==> flow/design.v <==
module MAC(
	clk,
	rst_n,
	in_valid,
	in_mode,
	in_act,
	in_wgt,
	out_act_idx,
	out_wgt_idx,
	out_idx,
    out_valid,
	out_data,
	out_finish
);
input clk, rst_n, in_valid, in_mode;
input [0:7][3:0] in_act;
input [0:8][3:0] in_wgt;
output logic [3:0] out_act_idx, out_wgt_idx, out_idx;
output logic out_valid, out_finish;
output logic [0:7][11:0] out_data;
logic cs, ns;
logic mode;
logic [3:0] cnt_reg, cnt, cnt_nxt;
logic [0:7][0:7][3:0] in;  
logic [0:9][0:9][3:0] act;  
logic [0:8][3:0] wgt;
logic [0:7][0:8][3:0] a;
logic [0:8][3:0] w;
logic [0:7][11:0] d;
logic [0:7][11:0] data;
logic [2:0] out_cnt;  
logic out_valid_nxt;
always @(*) begin
	case (cs)
	0: ns = (in_valid)? 1 : cs;
	1: ns = (out_finish)? 0 : cs;
	endcase
end
always @(posedge clk or negedge rst_n) begin
	if (~rst_n) begin
		cs <= 0;
	end else begin
		cs <= ns;
	end
end
always @(posedge clk or negedge rst_n) begin
	if (~rst_n) begin
		mode <= 0;
	end else if (in_valid) begin  
		mode <= in_mode;
	end	else begin  
		mode <= mode;
	end
end
assign out_act_idx = cnt;
assign out_wgt_idx = cnt + 1;
always @(*) begin
	if (in_valid) begin
		cnt_nxt = 0;
	end else if (cnt == 15) begin 
		cnt_nxt = 0;
	end else begin
		cnt_nxt = cnt + 1;
	end
end
always @(posedge clk or negedge rst_n) begin
	if (!rst_n) begin
		cnt <= 0;
		cnt_reg <= 0;
	end
	else begin
		cnt <= cnt_nxt;
		cnt_reg <= cnt;
	end
end
genvar i;
genvar j;
generate
	for (i = 0; i < 8; i = i + 1) begin  
		for (j = 0; j < 8; j = j + 1) begin  
			always @(posedge clk or negedge rst_n) begin
				if (~rst_n) begin
					in[i][j] <= 0;
				end else if (i == out_act_idx) begin  
					in[i][j] <= in_act[j];
				end else begin
					in[i][j] <= in[i][j];  
				end
			end
		end
	end
endgenerate
generate
	for(i = 0;i<10; i = i+1)begin
		assign act[0][i] = 0;
		assign act[9][i] = 0;
		assign act[i][0] = 0;
		assign act[i][9] = 0;
	end
	for (i = 1; i < 9; i = i + 1) begin
		for (j = 1; j < 9; j = j + 1) begin
			assign act[i][j] = in[i-1][j-1]; 
		end
	end
endgenerate
generate
	for (i = 0; i < 9; i = i + 1) begin  
		always @(posedge clk or negedge rst_n) begin  
			if (~rst_n) begin
				wgt[i] <= 0;
			end else begin
				wgt[i] <= in_wgt[i];
			end
		end
	end
endgenerate
always @(*) begin
	if (mode) begin  
		case (cnt - 2)  
		0:begin  
			for (integer n = 0; n < 8; n = n + 1) begin
				a[n][0] = act[0][n];
				a[n][1] = act[0][n + 1];
				a[n][2] = act[0][n + 2];
				a[n][3] = act[1][n];
				a[n][4] = act[1][n + 1];
				a[n][5] = act[1][n + 2];
				a[n][6] = act[2][n];
				a[n][7] = act[2][n + 1];
				a[n][8] = act[2][n + 2];
			end
		end
		1:begin  
			for (integer n = 0; n < 8; n = n + 1) begin
				a[n][0] = act[1][n];
				a[n][1] = act[1][n + 1];
				a[n][2] = act[1][n + 2];
				a[n][3] = act[2][n];
				a[n][4] = act[2][n + 1];
				a[n][5] = act[2][n + 2];
				a[n][6] = act[3][n];
				a[n][7] = act[3][n + 1];
				a[n][8] = act[3][n + 2];
			end
		end
		2:begin  
			for (integer n = 0; n < 8; n = n + 1) begin
				a[n][0] = act[2][n];
				a[n][1] = act[2][n + 1];
				a[n][2] = act[2][n + 2];
				a[n][3] = act[3][n];
				a[n][4] = act[3][n + 1];
				a[n][5] = act[3][n + 2];
				a[n][6] = act[4][n];
				a[n][7] = act[4][n + 1];
				a[n][8] = act[4][n + 2];
			end
		end
		3:begin  
			for (integer n = 0; n < 8; n = n + 1) begin
				a[n][0] = act[3][n];
				a[n][1] = act[3][n + 1];
				a[n][2] = act[3][n + 2];
				a[n][3] = act[4][n];
				a[n][4] = act[4][n + 1];
				a[n][5] = act[4][n + 2];
				a[n][6] = act[5][n];
				a[n][7] = act[5][n + 1];
				a[n][8] = act[5][n + 2];
			end
		end
		4:begin  
			for (integer n = 0; n < 8; n = n + 1) begin
				a[n][0] = act[4][n];
				a[n][1] = act[4][n + 1];
				a[n][2] = act[4][n + 2];
				a[n][3] = act[5][n];
				a[n][4] = act[5][n + 1];
				a[n][5] = act[5][n + 2];
				a[n][6] = act[6][n];
				a[n][7] = act[6][n + 1];
				a[n][8] = act[6][n + 2];
			end
		end
		5:begin  
			for (integer n = 0; n < 8; n = n + 1) begin
				a[n][0] = act[5][n];
				a[n][1] = act[5][n + 1];
				a[n][2] = act[5][n + 2];
				a[n][3] = act[6][n];
				a[n][4] = act[6][n + 1];
				a[n][5] = act[6][n + 2];
				a[n][6] = act[7][n];
				a[n][7] = act[7][n + 1];
				a[n][8] = act[7][n + 2];
			end
		end
		6:begin  
			for (integer n = 0; n < 8; n = n + 1) begin
				a[n][0] = act[6][n];
				a[n][1] = act[6][n + 1];
				a[n][2] = act[6][n + 2];
				a[n][3] = act[7][n];
				a[n][4] = act[7][n + 1];
				a[n][5] = act[7][n + 2];
				a[n][6] = act[8][n];
				a[n][7] = act[8][n + 1];
				a[n][8] = act[8][n + 2];
			end
		end
		7:begin  
			for (integer n = 0; n < 8; n = n + 1) begin
				a[n][0] = act[7][n];
				a[n][1] = act[7][n + 1];
				a[n][2] = act[7][n + 2];
				a[n][3] = act[8][n];
				a[n][4] = act[8][n + 1];
				a[n][5] = act[8][n + 2];
				a[n][6] = act[9][n];
				a[n][7] = act[9][n + 1];
				a[n][8] = act[9][n + 2];
			end
		end
		default:begin  
			for (integer n = 0; n < 8; n = n + 1) begin
				for (integer m = 0; m < 9; m = m + 1) begin
					a[n][m] = 0;
				end
			end
		end
		endcase
	end else begin  
		for (integer n = 0; n < 8; n = n + 1) begin
			for (integer m = 0; m < 9; m = m + 1) begin
				a[n][m] = act [n + 1][m + 1];
			end
		end
	end
end
generate
	for (i = 0; i < 9; i = i + 1) begin
		always @(*) begin
			w[i] = wgt[i];  
			if (~mode) begin  
				if (i == 8) begin
					w[i] = 0;
				end
			end
		end
	end
endgenerate
genvar n;
generate
	for (n = 0; n < 8; n = n + 1) begin  
		always @(*) begin
			data[n] =  a[n][0]*w[0] + a[n][1]*w[1] + a[n][2]*w[2] + a[n][3]*w[3] + a[n][4]*w[4] + a[n][5]*w[5] + a[n][6]*w[6] + a[n][7]*w[7] + a[n][8]*w[8];
		end
	end
endgenerate
generate
	for (i = 0; i < 8; i = i + 1) begin
		always @(posedge clk or negedge rst_n) begin
			if (~rst_n) begin  
				out_data[i] <= 0;
			end else begin  
				out_data[i] <= data[i];
			end
		end
	end
endgenerate
assign out_cnt = (mode)? (cnt - 2) : (cnt - 8);  
always @(*) begin
	out_valid_nxt = 0;
	if (in_valid) begin
		out_valid_nxt = 0;
	end else if (mode && cs) begin  
		out_valid_nxt = ((cnt >= 2) && (cnt <= 9));
	end else if (~mode && cs) begin  
		out_valid_nxt = ((cnt >= 8) && (cnt <= 15));
	end
end
always @(posedge clk or negedge rst_n) begin
	if (~rst_n) begin  
		out_valid <= 0;
	end else begin 
		out_valid <= out_valid_nxt;
	end 
end
always @(posedge clk or negedge rst_n) begin
	if (~rst_n) begin
		out_idx[2:0] <= 0;
	end else begin
		out_idx[2:0] <= out_cnt;  
	end
end
always @(posedge clk or negedge rst_n) begin
	if (~rst_n) begin
		out_idx[3] <= 0;
	end else begin
		out_idx[3] <= ~mode;  
	end
end
always @(posedge clk or negedge rst_n) begin
	if (~rst_n) begin
		out_finish <= 0;
	end else begin
		out_finish <= out_valid && (out_cnt == 7);  
	end
end
endmodule
Appendix: tool output

==> Reports on MAC <==
Module MAC before and after one edit of its RTL, step after step.
Lines under "before" count in the file above, lines under "after" in the edited file.
"diff": "after" minus "before" as printed here. "change_rel_pct": 100 x difference / "before".
Operators carry their Yosys type and port widths (W data, S select, Z words).
Cell names lack the library's common part.
{ "inputs": {"top": "MAC", "clock_port": "clk", "library": "sky130hd", "pvt_corner": "tt_025C_1v80"} }

==> Edit of the RTL <==
The edit as a unified diff against the file above.
The edited RTL no longer does the same as the RTL above: the edit was made by script, with no optimisation intended.
begin of diff
@@ -269,5 +269,7 @@
 	end
 endgenerate
-assign out_cnt = (mode)? (cnt - 2) : (cnt - 8);  
+reg [2:0] out_cnt_ff;
+always @(posedge clk) out_cnt_ff <= (mode)? (cnt - 2) : (cnt - 8);  
+assign out_cnt = out_cnt_ff;
 always @(*) begin
 	out_valid_nxt = 0;
end of diff

==> Word-level counts <==
Yosys after proc, flatten, opt, wreduce and memory -nomap, before mapping. Enables and synchronous resets that opt folds into registers are not counted as muxes. Memory bits, and registers merged into a memory's read port (data or address), are not among the register bits. Print and check cells are not counted. Equal cells are merged and count once.
{ "classes": {"columns": ["element", "before", "after", "diff", "change_rel_pct"], "rows": [
  ["n_shift", 0, 0, 0, null],
  ["add_sub_neg", 66, 66, 0, 0.00],
  ["multipliers", 71, 71, 0, 0.00],
  ["n_mux", 105, 105, 0, 0.00],
  ["n_eq", 16, 16, 0, 0.00],
  ["cmp", 4, 4, 0, 0.00],
  ["logic", 2, 2, 0, 0.00],
  ["reduce_and_logical", 7, 7, 0, 0.00],
  ["div", 0, 0, 0, null]
]} }
Operator kinds equal on both sides are left out: 30.
{ "bits": {"columns": ["element", "before", "after", "diff", "change_rel_pct"], "rows": [
  ["latch_bits", 0, 0, 0, null],
  ["rom_bits", 0, 0, 0, null],
  ["inputBits", 72, 72, 0, 0.00],
  ["register_bits", 400, 403, 3, 0.75],
  ["ram_bits", 0, 0, 0, null],
  ["clocked_rd_ports_x_width", 0, 0, 0, null],
  ["out_inout_bits", 110, 110, 0, 0.00],
  ["elab_cells", 359, 360, 1, 0.28],
  ["mem_count", 0, 0, 0, null]
]} }

==> Depth <==
Longest topological path by Yosys (ltp), each cell counted once; first at word level (registers and memories cut), then after technology mapping (sequential cells cut; the memories' decode and read muxes count).
{ "depth": {"columns": ["element", "before", "after", "diff", "change_rel_pct"], "rows": [
  ["ltp_word", 13, 13, 0, 0.00],
  ["ABC_AREA", "0", "0", null, null],
  ["ltp_mapped", 35, 35, 0, 0.00],
  ["depth_no_buf", 29, 29, 0, 0.00]
]} }

==> Netlist <==
The flow's flattened synthesis, as Yosys stat reports it; memories are mapped. The netlist is that of the ABC_AREA named above (0 if unset); the other value can give another one.
{ "mapped": {"columns": ["element", "before", "after", "diff", "change_rel_pct"], "rows": [
  ["mapped_area_um2", 62009.5, 61717.9, -291.6, -0.47],
  ["ff_cells", 400, 403, 3, 0.75],
  ["mapped_cells", 6408, 6396, -12, -0.19],
  ["buf_cells", 402, 397, -5, -1.24],
  ["seq_area_um2", 10009.6, 10069.7, 60.1, 0.60]
]} }
{ "types": {"columns": ["type", "before", "after", "diff", "change_rel_pct"], "rows": [
  ["nand3_1", 240, 195, -45, -18.75],
  ["nand2_1", 283, 318, 35, 12.37],
  ["nor3_1", 23, 45, 22, 95.65],
  ["nor3b_1", 256, 235, -21, -8.20],
  ["a221oi_1", 24, 42, 18, 75.00],
  ["clkbuf_1", 226, 243, 17, 7.52],
  ["a41o_1", 0, 16, 16, null],
  ["buf_2", 101, 86, -15, -14.85],
  ["a22oi_1", 116, 130, 14, 12.07],
  ["buf_1", 34, 48, 14, 41.18],
  ["buf_6", 25, 11, -14, -56.00],
  ["inv_1", 1279, 1292, 13, 1.02],
  ["or2_2", 115, 102, -13, -11.30],
  ["a22o_1", 23, 12, -11, -47.83],
  ["and3_1", 310, 301, -9, -2.90],
  ["or3b_2", 64, 55, -9, -14.06],
  ["buf_4", 16, 8, -8, -50.00],
  ["nor2_1", 279, 272, -7, -2.51]
]} }
Cell types equal on both sides are left out: 20.
Not every row of either side is listed.

==> Worst setup path after synthesis <==
OpenSTA on the mapped netlist: ideal clock, no wires. The path of least setup slack (recovery checks aside). Input and output delay are each 20% of the period. Register names are those of the netlist, which keeps one name where synthesis merged equal registers.
{ "synth_timing": {"columns": ["element", "before", "after", "diff", "change_rel_pct"], "rows": [
  ["kind", "reg-to-reg", "reg-to-reg", null, null],
  ["from", "register cnt[1]", "register cnt[1]", null, null],
  ["to", "register out_data", "register out_data", null, null],
  ["n_path_buf", 6, 6, 0, 0.00],
  ["delay_ns", 8.147, 8.195, 0.048, 0.59],
  ["t_first_pin_ns", 0.000, 0.000, 0.000, null],
  ["setup_ns", 0.104, 0.104, 0.000, null],
  ["slack_ns", 0.253, 0.205, -0.048, null],
  ["t_required_ns", 8.296, 8.296, 0.000, 0.00],
  ["period_ns", 8.4, 8.4, 0.0, 0.00],
  ["arrival_time_ns", 8.043, 8.091, 0.048, 0.60],
  ["path_stages", 35, 33, -2, -5.71],
  ["synth_period_reached_ns", 8.147, 8.195, 0.048, 0.59]
]} }
"delay_ns" is the arrival time less input delay plus setup time.
"path_stages" counts driving pins, that of a launching flip-flop among them; a cell with two outputs on the path counts twice.
"synth_period_reached_ns" = period - worst setup slack (recovery checks aside). The figure is calculated, with input and output delays left at 20% of the set period.
Where an end lacks its bit number, it is one bit of the signal, or one of the new flip-flops if synthesis recoded a state register.
The rows between start and end are the longest chain of elaborated cells between them; the timing report does not say that the signal goes this way. Where chains are equally long, one stands for them.
A line is the first line of the expression or statement that the cell stems from. Yosys adds cells for indexed reads and writes and turns some case tables into memories.
{ "synth_via_before": {"path_cell_list": "dfrtp_1 inv_1 ha_1 ha_1 and3b_1 buf_2 and2_1 buf_2 buf_6 buf_6 buf_2 a22oi_1 and3_1 buf_2 o21ai_0 fa_1 inv_1 fa_1 inv_1 fa_1 fa_1 inv_1 fa_1 fa_1 fa_1 inv_1 ha_1 ha_1 inv_1 fa_1 nor2b_1 o21ai_0 a21oi_1 o21ai_0 a221oi_1", "elab_chain_cells": 13, "cells_between": 44, "classes_between": "add/sub (9); mul (9); eq/ne (7); mux (18); reduce/logical (1)"} }
{ "synth_lines_before": {"columns": ["element", "line_no", "source"], "rows": [
  ["start, declared", 23, "logic [3:0] cnt_reg, cnt, cnt_nxt;"],
  ["start, assigned", 68, "cnt <= 0;"],
  ["start, assigned", 72, "cnt <= cnt_nxt;"],
  ["$sub A4 B2 Y5", 119, "case (cnt - 2)"],
  ["$eq A32 B3 Y1", 119, null],
  ["$pmux W4 S7", 119, null],
  ["$mux W4", 118, "if (mode) begin"],
  ["$mul A4 B4 Y8", 256, "data[n] = a[n][0]*w[0] + a[n][1]*w[1] + a[n][2]*w[2] + a[n][3]*w[3] + a[n][4]*w[4] + a[n][5]*w[5] + a[n][6]*w[ ..."],
  ["$add A8 B8 Y9", 256, null],
  ["$add A9 B8 Y10", 256, null],
  ["$add A10 B8 Y11", 256, null],
  ["$add A11 B8 Y12", 256, null],
  ["$add A12 B8 Y12 x4", 256, null],
  ["end, assigned", 264, "out_data[i] <= 0;"],
  ["end, assigned", 266, "out_data[i] <= data[i];"],
  ["end, declared", 20, "output logic [0:7][11:0] out_data;"]
]} }
{ "synth_via_after": {"path_cell_list": "dfrtp_1 buf_2 inv_1 ha_1 ha_1 o31a_1 buf_2 and3_1 buf_2 buf_4 buf_2 a22oi_1 and3_1 buf_2 nand3b_1 fa_1 fa_1 inv_1 fa_1 inv_1 fa_1 fa_1 inv_1 fa_1 fa_1 fa_1 inv_1 fa_1 nor2b_1 o21ai_0 a21oi_1 o21ai_0 a221oi_1", "elab_chain_cells": 13, "cells_between": 44, "classes_between": "add/sub (9); mul (9); eq/ne (7); mux (18); reduce/logical (1)"} }
{ "synth_lines_after": {"columns": ["element", "line_no", "source"], "rows": [
  ["start, declared", 23, "logic [3:0] cnt_reg, cnt, cnt_nxt;"],
  ["start, assigned", 68, "cnt <= 0;"],
  ["start, assigned", 72, "cnt <= cnt_nxt;"],
  ["$sub A4 B2 Y5", 119, "case (cnt - 2)"],
  ["$eq A32 B3 Y1", 119, null],
  ["$pmux W4 S7", 119, null],
  ["$mux W4", 118, "if (mode) begin"],
  ["$mul A4 B4 Y8", 256, "data[n] = a[n][0]*w[0] + a[n][1]*w[1] + a[n][2]*w[2] + a[n][3]*w[3] + a[n][4]*w[4] + a[n][5]*w[5] + a[n][6]*w[ ..."],
  ["$add A8 B8 Y9", 256, null],
  ["$add A9 B8 Y10", 256, null],
  ["$add A10 B8 Y11", 256, null],
  ["$add A11 B8 Y12", 256, null],
  ["$add A12 B8 Y12 x4", 256, null],
  ["end, assigned", 264, "out_data[i] <= 0;"],
  ["end, assigned", 266, "out_data[i] <= data[i];"],
  ["end, declared", 20, "output logic [0:7][11:0] out_data;"]
]} }

==> Path in the finished layout <==
Path of least setup slack in the final report of the runs of pair 1 (OpenROAD, finished layout, wires in). Where an end is a register, its clock arrival counts in the times.
{ "layout_timing": {"columns": ["element", "before", "after", "diff", "change_rel_pct"], "rows": [
  ["kind", "reg-to-reg", "reg-to-reg", null, null],
  ["from", "register cnt[1]", "register cnt[1]", null, null],
  ["to", "register out_data", "register out_data", null, null],
  ["period_ns", 8.4, 8.4, 0.0, 0.00],
  ["n_path_buf", 4, 7, 3, 75.00],
  ["t_required_ns", 8.95, 8.97, 0.02, 0.22],
  ["path_stages", 26, 33, 7, 26.92],
  ["t_first_pin_ns", 0.74, 0.75, 0.01, 1.35],
  ["arrival_time_ns", 8.78, 8.91, 0.13, 1.48],
  ["slack_ns", 0.16, 0.06, -0.10, null],
  ["setup_ns", 0.12, 0.10, -0.02, null]
]} }
Where an end lacks its bit number, it is one bit of the signal, or one of the new flip-flops if synthesis recoded a state register.
The rows between start and end are the longest chain of elaborated cells between them; the timing report does not say that the signal goes this way. Where chains are equally long, one stands for them.
{ "layout_via_before": {"path_cell_list": "dfrtp_1 buf_4 o311a_2 clkbuf_16 and3_1 a2111oi_0 nand3_1 buf_4 buf_4 and3_1 fa_1 inv_1 fa_1 inv_1 fa_1 fa_1 fa_1 fa_1 fa_1 fa_1 ha_1 a21oi_2 o211ai_1 nor4_1 nor3_1 xor2_1", "elab_chain_cells": 13, "cells_between": 44, "classes_between": "add/sub (9); mul (9); eq/ne (7); mux (18); reduce/logical (1)"} }
{ "layout_lines_before": {"columns": ["element", "line_no", "source"], "rows": [
  ["start, declared", 23, "logic [3:0] cnt_reg, cnt, cnt_nxt;"],
  ["start, assigned", 68, "cnt <= 0;"],
  ["start, assigned", 72, "cnt <= cnt_nxt;"],
  ["$sub A4 B2 Y5", 119, "case (cnt - 2)"],
  ["$eq A32 B3 Y1", 119, null],
  ["$pmux W4 S7", 119, null],
  ["$mux W4", 118, "if (mode) begin"],
  ["$mul A4 B4 Y8", 256, "data[n] = a[n][0]*w[0] + a[n][1]*w[1] + a[n][2]*w[2] + a[n][3]*w[3] + a[n][4]*w[4] + a[n][5]*w[5] + a[n][6]*w[ ..."],
  ["$add A8 B8 Y9", 256, null],
  ["$add A9 B8 Y10", 256, null],
  ["$add A10 B8 Y11", 256, null],
  ["$add A11 B8 Y12", 256, null],
  ["$add A12 B8 Y12 x4", 256, null],
  ["end, assigned", 264, "out_data[i] <= 0;"],
  ["end, assigned", 266, "out_data[i] <= data[i];"],
  ["end, declared", 20, "output logic [0:7][11:0] out_data;"]
]} }
{ "layout_via_after": {"path_cell_list": "dfrtp_1 inv_2 ha_4 ha_4 buf_4 o31ai_4 nor3_4 buf_12 buf_4 buf_12 a222oi_1 and3_1 buf_4 buf_4 a2bb2oi_1 buf_4 fa_2 inv_1 fa_1 fa_2 inv_1 fa_2 fa_1 inv_1 fa_2 fa_1 fa_1 ha_1 a21oi_2 o211ai_1 nor4_2 nor3_1 xor2_1", "elab_chain_cells": 13, "cells_between": 44, "classes_between": "add/sub (9); mul (9); eq/ne (7); mux (18); reduce/logical (1)"} }
{ "layout_lines_after": {"columns": ["element", "line_no", "source"], "rows": [
  ["start, declared", 23, "logic [3:0] cnt_reg, cnt, cnt_nxt;"],
  ["start, assigned", 68, "cnt <= 0;"],
  ["start, assigned", 72, "cnt <= cnt_nxt;"],
  ["$sub A4 B2 Y5", 119, "case (cnt - 2)"],
  ["$eq A32 B3 Y1", 119, null],
  ["$pmux W4 S7", 119, null],
  ["$mux W4", 118, "if (mode) begin"],
  ["$mul A4 B4 Y8", 256, "data[n] = a[n][0]*w[0] + a[n][1]*w[1] + a[n][2]*w[2] + a[n][3]*w[3] + a[n][4]*w[4] + a[n][5]*w[5] + a[n][6]*w[ ..."],
  ["$add A8 B8 Y9", 256, null],
  ["$add A9 B8 Y10", 256, null],
  ["$add A10 B8 Y11", 256, null],
  ["$add A11 B8 Y12", 256, null],
  ["$add A12 B8 Y12 x4", 256, null],
  ["end, assigned", 264, "out_data[i] <= 0;"],
  ["end, assigned", 266, "out_data[i] <= data[i];"],
  ["end, declared", 20, "output logic [0:7][11:0] out_data;"]
]} }

==> Measured runs <==
Both versions went through the flow (Yosys, OpenROAD) with the same settings in each pair. Constraints: input delay and output delay 20% of the set period each, output load 0.01 pF.
{ "flow_settings_pair_1": {"period_ns": 8.4, "CAP_MARGIN": 20, "CORE_MARGIN": 2, "CORE_UTILIZATION": 40, "SLEW_MARGIN": 20} }
{ "measured_pair_1": {"columns": ["element", "before", "after", "diff", "change_rel_pct"], "rows": [
  ["worstSetupSlack_ns", 0.165, 0.059, -0.106, null],
  ["final_die_area_um2", 158189.0, 157454.0, -735.0, -0.46],
  ["utilization_pct", 46.3, 46.9, 0.6, null],
  ["layout_stdcell_area_um2", 71254.6, 72035.3, 780.7, 1.10],
  ["yosys.chip_area_um2", 62009.5, 61717.9, -291.6, -0.47],
  ["final_setup_tns_ns", 0.000, 0.000, 0.000, null],
  ["period_less_ws_ns", 8.235, 8.341, 0.106, 1.29],
  ["final_hold_ws_ns", 0.464, 0.339, -0.125, null]
]} }
{ "flow_settings_pair_2": {"CAP_MARGIN": 25, "CELL_PAD_IN_SITES_GLOBAL_PLACEMENT": 0, "CORE_ASPECT_RATIO": 0.73, "CORE_UTILIZATION": 16, "GPL_TIMING_DRIVEN": 1, "PLACE_DENSITY_LB_ADDON": 0.0, "SETUP_SLACK_MARGIN": 1.77, "period_ns": 14.8, "CORE_MARGIN": 2, "SLEW_MARGIN": 20} }
{ "measured_pair_2": {"columns": ["element", "before", "after", "diff", "change_rel_pct"], "rows": [
  ["worstSetupSlack_ns", 3.831, 4.002, 0.171, null],
  ["final_die_area_um2", 392616.0, 390784.0, -1832.0, -0.47],
  ["utilization_pct", 18.8, 18.9, 0.1, null],
  ["layout_stdcell_area_um2", 72762.3, 72525.8, -236.5, -0.33],
  ["yosys.chip_area_um2", 62009.5, 61717.9, -291.6, -0.47],
  ["final_setup_tns_ns", 0.000, 0.000, 0.000, null],
  ["period_less_ws_ns", 10.969, 10.798, -0.171, -1.56],
  ["final_hold_ws_ns", 0.470, 0.359, -0.111, null]
]} }
"period_less_ws_ns": clock period set for the run, less the worst setup slack. It is reckoned from that one timing run; input and output delays stay at 20% of the period that was set.
